==> flow/design.v <==
module DataAggregator(
           clk, reset, bit1, bit2, bit3, bit4, read_index_yaxis, read_index_xaxis,
           out_data_yaxis, out_data_xaxis, finished
       );
localparam MODE_WAIT_START = 0;
localparam MODE_WAIT_CHANNEL = 1;
localparam MODE_WAIT_DATA = 2;
localparam MODE_ASSIGN_DATA = 3;
input clk, reset;
input bit1, bit2, bit3, bit4;  
input [6:0] read_index_yaxis, read_index_xaxis;
output [15:0] out_data_yaxis;  
output [15:0] out_data_xaxis;  
output finished;
reg [15:0] data_yaxis [0:127];
reg [15:0] data_xaxis [0:127];
reg [15:0] bit1_data_buffer, bit2_data_buffer, bit3_data_buffer, bit4_data_buffer;
reg [3:0] bit1_data_buffer_index, bit2_data_buffer_index, bit3_data_buffer_index, bit4_data_buffer_index;
reg [4:0] data_index_yaxis1, data_index_yaxis2, data_index_yaxis3, data_index_yaxis4;
reg [4:0] data_index_xaxis1, data_index_xaxis2, data_index_xaxis3, data_index_xaxis4;
reg data_yaxis1_valid, data_yaxis2_valid, data_yaxis3_valid, data_yaxis4_valid;
reg data_xaxis1_valid, data_xaxis2_valid, data_xaxis3_valid, data_xaxis4_valid;
reg channel_bit1, channel_bit2, channel_bit3, channel_bit4;
reg [1:0] mode_bit1, mode_bit2, mode_bit3, mode_bit4;
wire data_yaxis_valid, data_xaxis_valid;
integer i;
always @(posedge clk) begin
    if (reset) begin
        for (i = 0; i < 128; i = i + 1) begin
            data_yaxis[i] <= 0;
            data_xaxis[i] <= 0;
        end
        bit1_data_buffer <= 0;
        bit2_data_buffer <= 0;
        bit3_data_buffer <= 0;
        bit4_data_buffer <= 0;
        bit1_data_buffer_index <= 0;
        bit2_data_buffer_index <= 0;
        bit3_data_buffer_index <= 0;
        bit4_data_buffer_index <= 0;
        data_index_yaxis1 <= 31;
        data_index_yaxis2 <= 31;
        data_index_yaxis3 <= 31;
        data_index_yaxis4 <= 31;
        data_index_xaxis1 <= 31;
        data_index_xaxis2 <= 31;
        data_index_xaxis3 <= 31;
        data_index_xaxis4 <= 31;
        data_yaxis1_valid <= 0;
        data_yaxis2_valid <= 0;
        data_yaxis3_valid <= 0;
        data_yaxis4_valid <= 0;
        data_xaxis1_valid <= 0;
        data_xaxis2_valid <= 0;
        data_xaxis3_valid <= 0;
        data_xaxis4_valid <= 0;
        channel_bit1 <= 0;
        channel_bit2 <= 0;
        channel_bit3 <= 0;
        channel_bit4 <= 0;
        mode_bit1 <= MODE_WAIT_START;
        mode_bit2 <= MODE_WAIT_START;
        mode_bit3 <= MODE_WAIT_START;
        mode_bit4 <= MODE_WAIT_START;
    end else begin
        if (mode_bit1 == MODE_WAIT_START) begin
            if (bit1) begin
                mode_bit1 <= MODE_WAIT_CHANNEL;
            end
        end else if (mode_bit1 == MODE_WAIT_CHANNEL) begin
            channel_bit1 <= bit1;
            mode_bit1 <= MODE_WAIT_DATA;
            bit1_data_buffer_index <= 15;
        end else if (mode_bit1 == MODE_WAIT_DATA) begin
            bit1_data_buffer[bit1_data_buffer_index] <= bit1;
            if (bit1_data_buffer_index >= 1) begin
                bit1_data_buffer_index <= bit1_data_buffer_index - 1;
            end else begin
                mode_bit1 <= MODE_ASSIGN_DATA;
            end
        end else if (mode_bit1 == MODE_ASSIGN_DATA) begin
            mode_bit1 <= MODE_WAIT_START;
            if (channel_bit1 == 0) begin  
                data_yaxis[data_index_yaxis1] <= bit1_data_buffer;
                if (data_index_yaxis1 >= 1) begin
                    data_index_yaxis1 <= data_index_yaxis1 - 1;
                    data_yaxis1_valid <= 0;
                end else begin
                    data_index_yaxis1 <= 31;
                    data_yaxis1_valid <= 1;
                end
            end else begin  
                data_yaxis[32 + data_index_yaxis2] <= bit1_data_buffer;
                if (data_index_yaxis2 >= 1) begin
                    data_index_yaxis2 <= data_index_yaxis2 - 1;
                    data_yaxis2_valid <= 0;
                end else begin
                    data_index_yaxis2 <= 31;
                    data_yaxis2_valid <= 1;
                end
            end
        end
        if (mode_bit2 == MODE_WAIT_START) begin
            if (bit2) begin
                mode_bit2 <= MODE_WAIT_CHANNEL;
            end
        end else if (mode_bit2 == MODE_WAIT_CHANNEL) begin
            channel_bit2 <= bit2;
            mode_bit2 <= MODE_WAIT_DATA;
            bit2_data_buffer_index <= 15;
        end else if (mode_bit2 == MODE_WAIT_DATA) begin
            bit2_data_buffer[bit2_data_buffer_index] <= bit2;
            if (bit2_data_buffer_index >= 1) begin
                bit2_data_buffer_index <= bit2_data_buffer_index - 1;
            end else begin
                mode_bit2 <= MODE_ASSIGN_DATA;
            end
        end else if (mode_bit2 == MODE_ASSIGN_DATA) begin
            mode_bit2 <= MODE_WAIT_START;
            if (channel_bit2 == 0) begin  
                data_yaxis[64 + data_index_yaxis3] <= bit2_data_buffer;
                if (data_index_yaxis3 >= 1) begin
                    data_index_yaxis3 <= data_index_yaxis3 - 1;
                    data_yaxis3_valid <= 0;
                end else begin
                    data_index_yaxis3 <= 31;
                    data_yaxis3_valid <= 1;
                end
            end else begin  
                data_yaxis[96 + data_index_yaxis4] <= bit2_data_buffer;
                if (data_index_yaxis4 >= 1) begin
                    data_index_yaxis4 <= data_index_yaxis4 - 1;
                    data_yaxis4_valid <= 0;
                end else begin
                    data_index_yaxis4 <= 31;
                    data_yaxis4_valid <= 1;
                end
            end
        end
        if (mode_bit3 == MODE_WAIT_START) begin
            if (bit3) begin
                mode_bit3 <= MODE_WAIT_CHANNEL;
            end
        end else if (mode_bit3 == MODE_WAIT_CHANNEL) begin
            channel_bit3 <= bit3;
            mode_bit3 <= MODE_WAIT_DATA;
            bit3_data_buffer_index <= 15;
        end else if (mode_bit3 == MODE_WAIT_DATA) begin
            bit3_data_buffer[bit3_data_buffer_index] <= bit3;
            if (bit3_data_buffer_index >= 1) begin
                bit3_data_buffer_index <= bit3_data_buffer_index - 1;
            end else begin
                mode_bit3 <= MODE_ASSIGN_DATA;
            end
        end else if (mode_bit3 == MODE_ASSIGN_DATA) begin
            mode_bit3 <= MODE_WAIT_START;
            if (channel_bit3 == 0) begin  
                data_xaxis[data_index_xaxis1] <= bit3_data_buffer;
                if (data_index_xaxis1 >= 1) begin
                    data_index_xaxis1 <= data_index_xaxis1 - 1;
                    data_xaxis1_valid <= 0;
                end else begin
                    data_index_xaxis1 <= 31;
                    data_xaxis1_valid <= 1;
                end
            end else begin  
                data_xaxis[32 + data_index_xaxis2] <= bit3_data_buffer;
                if (data_index_xaxis2 >= 1) begin
                    data_index_xaxis2 <= data_index_xaxis2 - 1;
                    data_xaxis2_valid <= 0;
                end else begin
                    data_index_xaxis2 <= 31;
                    data_xaxis2_valid <= 1;
                end
            end
        end
        if (mode_bit4 == MODE_WAIT_START) begin
            if (bit4) begin
                mode_bit4 <= MODE_WAIT_CHANNEL;
            end
        end else if (mode_bit4 == MODE_WAIT_CHANNEL) begin
            channel_bit4 <= bit4;
            mode_bit4 <= MODE_WAIT_DATA;
            bit4_data_buffer_index <= 15;
        end else if (mode_bit4 == MODE_WAIT_DATA) begin
            bit4_data_buffer[bit4_data_buffer_index] <= bit4;
            if (bit4_data_buffer_index >= 1) begin
                bit4_data_buffer_index <= bit4_data_buffer_index - 1;
            end else begin
                mode_bit4 <= MODE_ASSIGN_DATA;
            end
        end else if (mode_bit4 == MODE_ASSIGN_DATA) begin
            mode_bit4 <= MODE_WAIT_START;
            if (channel_bit4 == 0) begin  
                data_xaxis[64 + data_index_xaxis3] <= bit4_data_buffer;
                if (data_index_xaxis3 >= 1) begin
                    data_index_xaxis3 <= data_index_xaxis3 - 1;
                    data_xaxis3_valid <= 0;
                end else begin
                    data_index_xaxis3 <= 31;
                    data_xaxis3_valid <= 1;
                end
            end else begin  
                data_xaxis[96 + data_index_xaxis4] <= bit4_data_buffer;
                if (data_index_xaxis4 >= 1) begin
                    data_index_xaxis4 <= data_index_xaxis4 - 1;
                    data_xaxis4_valid <= 0;
                end else begin
                    data_index_xaxis4 <= 31;
                    data_xaxis4_valid <= 1;
                end
            end
        end
    end
end
assign out_data_yaxis = data_yaxis[read_index_yaxis];
assign out_data_xaxis = data_xaxis[read_index_xaxis];
assign data_yaxis_valid = (data_yaxis1_valid && data_yaxis2_valid && data_yaxis3_valid && data_yaxis4_valid);
assign data_xaxis_valid = (data_xaxis1_valid && data_xaxis2_valid && data_xaxis3_valid && data_xaxis4_valid);
assign finished = (data_yaxis_valid && data_xaxis_valid);
endmodule
# Step by step through the tools: DataAggregator
# Tool output for the design above, in the order of the flow.
# Line numbers count from 1 in the design file above.
# Library cell names are shortened.
design:
  top_module: "DataAggregator"
  clk_port: "clk"
  cell_library: "sky130hd"
  corner: "tt_025C_1v80"

# Elaborated design
# Yosys after proc, flatten, opt, wreduce and memory -nomap, before mapping. Memory bits, and registers merged into a memory's read port (data or address), are not among the register bits. Print and check cells are not counted. Equal cells are merged and count once.
# Memory sizes are those after Yosys's memory passes, which may raise the word count (mostly to a power of two), join words into wider ones and drop unused or constant bits.
bits:
  regBits: 140
  latch_bits: 0
  ramBits: 4096
  rom_bits: 0
  memories: 2
  input_bits: 20
  output_inout_bits: 33
  word_cells: 384
classes:
  addsub: 22
  multipliers: 0
  div: 0
  n_cmp: 12
  n_eq: 20
  shifts: 8
  n_mux: 209
  logic: 28
  reduce_and_logical: 51
memory_table:
  columns: ["memory", "size", "width", "line", "source"]
  rows:
  - ["data_xaxis", 128, 16, 16, "reg [15:0] data_xaxis [0:127];"]
  - ["data_yaxis", 128, 16, 15, "reg [15:0] data_yaxis [0:127];"]
op_table:
  columns: ["cell", "n"]
  rows:
  - ["2-to-1 mux 16 bit", 52]
  - ["2-to-1 mux 7 bit", 52]
  - ["variable shift 1 x 5 -> 16 bit", 4]
  - ["variable shift 1 x 5 -> 16 bit (first input constant)", 4]
  - ["bitwise AND 16 bit", 4]
  - ["OR 16 bit", 4]
  - ["NOT 16 bit", 4]
  - ["OR reduction 16 bit", 4]
  - ["2-to-1 mux 1 bit", 61]
  - ["2-to-1 mux 4 bit", 12]
  - ["2-to-1 mux 2 bit", 24]
  - ["subtractor 5 x 1 -> 5 bit (second input constant)", 8]
  - [">= comparator 5 x 1 -> 1 bit (second input constant)", 8]
  - ["AND reduction 5 bit", 8]
  - ["2-to-1 mux 5 bit", 8]
  - ["AND reduction 3 bit", 12]
  - ["adder 7 x 5 -> 7 bit (first input constant)", 4]
  - ["negation 4 -> 5 bit", 4]
  - ["NOT 1 bit", 16]
  - ["== test 2 bit (second input constant)", 8]
  - ["nonzero test 2 bit", 8]
  - ["subtractor 4 x 1 -> 4 bit (second input constant)", 4]
  - [">= comparator 4 x 1 -> 1 bit (second input constant)", 4]
  - ["inequality test 4 bit (second input constant)", 4]
  - ["nonzero test 4 bit", 4]
  - ["adder 6 x 5 -> 7 bit (first input constant)", 2]
  - ["== test 2 x 1 -> 1 bit (second input constant)", 4]
  - ["inequality test 2 bit (second input constant)", 4]
# Not listed: further kinds 3, cells in them 15.

# Logic depth
# Longest topological path by Yosys (ltp), each cell counted once; first at word level (registers and memories cut), then after technology mapping (sequential cells cut; the memories' decode and read muxes count).
depth:
  word_depth: 8
  ABC_AREA: 0
  mapped_depth: 9
  depth_no_buf: 7

# Mapped cells and area
# Yosys stat after the flow's synthesis: flattened, memories mapped to cells. It holds for the ABC_AREA given above (unset counts as 0); a run with the other value may have another netlist.
# Totals and module areas in this step are rounded.
mapped:
  stdcells: 12113
  mapped_area_um2: 194000
  seqArea_um2: 126000
  ff_cells: 4244
  n_buf: 1101
types:
  columns: ["cell", "n", "type_area_um2"]
  rows:
  - ["edfxtp_1", 4096, 1.23E+05]
  - ["mux4_2", 1344, 3.03E+04]
  - ["and2_1", 4097, 2.56E+04]
  - ["clkbuf_1", 938, 3.52E+03]
  - ["dfxtp_1", 148, 2.96E+03]
  - ["or2_2", 259, 1.62E+03]
  - ["nor2_1", 343, 1.29E+03]
  - ["buf_2", 103, 515.494]
  - ["ha_1", 39, 487.968]
  - ["mux2_2", 37, 416.65]
  - ["nand2_1", 99, 371.606]
  - ["nand3_1", 63, 315.302]
  - ["a21oi_1", 58, 290.278]
  - ["mux2i_1", 27, 270.259]
  - ["nor3_1", 40, 200.192]
  - ["nand3b_1", 26, 195.187]
  - ["buf_1", 50, 187.68]
  - ["xnor2_1", 21, 183.926]
# Other cell types: 47; their cells: 325.

# Worst setup path after synthesis
# Path of least setup slack by OpenSTA after synthesis, without wires, with an ideal clock, recovery checks aside; 20% of the period is set as input and as output delay. Where synthesis merged equal registers, the netlist keeps one of their names.
synth_timing:
  path_type: "input-to-output"
  startpoint: "in read_index_xaxis[0]"
  endpoint: "out out_data_xaxis[0]"
  clock_period_ns: 10.0
  input_delay_ns: 2.000
  output_delay_ns: 2.000
  t_first_pin_ns: 2.000
  arrival_ns: 4.413
  t_required_ns: 8.000
  slack_ns: 3.587
  path_delay_ns: 2.413
  driving_pins: 6
  n_path_buf: 2
  synth_period_reached_ns: 6.413
# "path_delay_ns" is the arrival time less input delay plus setup time.
# A path that ends at an output port has no setup time.
# "driving_pins" counts driving pins, that of a launching flip-flop among them; a cell with two outputs on the path counts twice.
# "synth_period_reached_ns" is the clock period less the worst setup slack; recovery checks do not enter. This is arithmetic on one report: input and output delays are still those of the set period (20% each).
# Between the ends stands the longest chain of elaborated cells between them, by number of cells; it is not shown to be the way that was timed. Of several equally long chains one is given.
# A line is the first line of the expression or statement that the cell stems from. Yosys adds cells for indexed reads and writes and turns some case tables into memories.
# The chain passes a memory read, where the word-level depth is cut; so it can be longer than that depth.
synth_via:
  cell_sequence: "buf_4 -> buf_1 -> mux4_2 -> mux4_2 -> mux4_2 -> mux2_2"
  elab_chain_len: 1
  cone_cells: 1
  cone_lines: 1
  classes_between: "1 x memory"
synth_lines:
  columns: ["element", "line", "source"]
  rows:
  - ["from (decl)", 11, "input [6:0] read_index_yaxis, read_index_xaxis;"]
  - ["memory (128 x 16 bit)", 16, "reg [15:0] data_xaxis [0:127];"]
  - ["to (decl)", 13, "output [15:0] out_data_xaxis;"]

# Worst path after layout
# Path of least setup slack in the final report of flow run 1 (OpenROAD, finished layout, wires in). Where an end is a register, its clock arrival counts in the times.
layout_timing:
  path_type: "input-to-output"
  startpoint: "in read_index_xaxis[0]"
  endpoint: "out out_data_xaxis[1]"
  clock_period_ns: 8.06
  input_delay_ns: 1.61
  output_delay_ns: 1.61
  t_first_pin_ns: 1.61
  arrival_ns: 5.30
  t_required_ns: 6.45
  slack_ns: 1.14
  driving_pins: 8
  n_path_buf: 4
# Between the ends stands the longest chain of elaborated cells between them, by number of cells; it is not shown to be the way that was timed. Of several equally long chains one is given.
# The chain passes a memory read, where the word-level depth is cut; so it can be longer than that depth.
layout_via:
  cell_sequence: "buf_8 -> buf_12 -> buf_4 -> mux4_2 -> mux4_2 -> mux4_2 -> mux2_2 -> clkdlybuf4s50_1"
  elab_chain_len: 1
  cone_cells: 1
  cone_lines: 1
  classes_between: "1 x memory"
layout_lines:
  columns: ["element", "line", "source"]
  rows:
  - ["from (decl)", 11, "input [6:0] read_index_yaxis, read_index_xaxis;"]
  - ["memory (128 x 16 bit)", 16, "reg [15:0] data_xaxis [0:127];"]
  - ["to (decl)", 13, "output [15:0] out_data_xaxis;"]

# Flow measurements of DataAggregator on sky130hd: 3 stored runs with different settings, listed in no order. Input and output delays are each 20% of the period that was set; the output load is 0.01 pF.
# "worst_path_ns" = time allowed to the worst setup path (clock period - input delay - output delay, where it has them) - its slack; a late launch clock adds to it, a late capture clock takes from it.
# "power.total_w" is the tool's figure for a default switching activity; nothing was simulated.
# Results are given in rounded form.
runs:
  - name: "flow run 1"
    settings:
      CORE_UTILIZATION: 45
      PLACE_DENSITY: 0.6
      period_ns: 8.06
      CAP_MARGIN: 20
      CORE_MARGIN: 2
      SLEW_MARGIN: 20
    results:
      yosys.chip_area_um2: 194000
      design_die_area_um2: 437000
      fin_util_pct: 50.1
      ws_setup_ns: 1.14
      final_setup_tns_ns: 0.000
      fin_hold_ws_ns: 0.455
      power.total_w: 0.0488
      worst_path_ns: 3.69
      worst_setup_path_type: "input-to-output"
  - name: "flow run 2"
    settings:
      CORE_UTILIZATION: 17
      PLACE_DENSITY: 0.6
      period_ns: 8.06
      CAP_MARGIN: 20
      CORE_MARGIN: 2
      SLEW_MARGIN: 20
    results:
      yosys.chip_area_um2: 194000
      design_die_area_um2: 1150000
      fin_util_pct: 19.9
      ws_setup_ns: 1.16
      final_setup_tns_ns: 0.000
      fin_hold_ws_ns: 0.442
      power.total_w: 0.0481
      worst_path_ns: 3.68
      worst_setup_path_type: "input-to-output"
  - name: "flow run 3"
    settings:
      CORE_UTILIZATION: 45
      PLACE_DENSITY: 0.6
      period_ns: 10.0
      CAP_MARGIN: 20
      CORE_MARGIN: 2
      SLEW_MARGIN: 20
    results:
      yosys.chip_area_um2: 194000
      design_die_area_um2: 437000
      fin_util_pct: 50.1
      ws_setup_ns: 2.01
      final_setup_tns_ns: 0.000
      fin_hold_ws_ns: 0.464
      power.total_w: 0.0396
      worst_path_ns: 3.99
      worst_setup_path_type: "input-to-output"
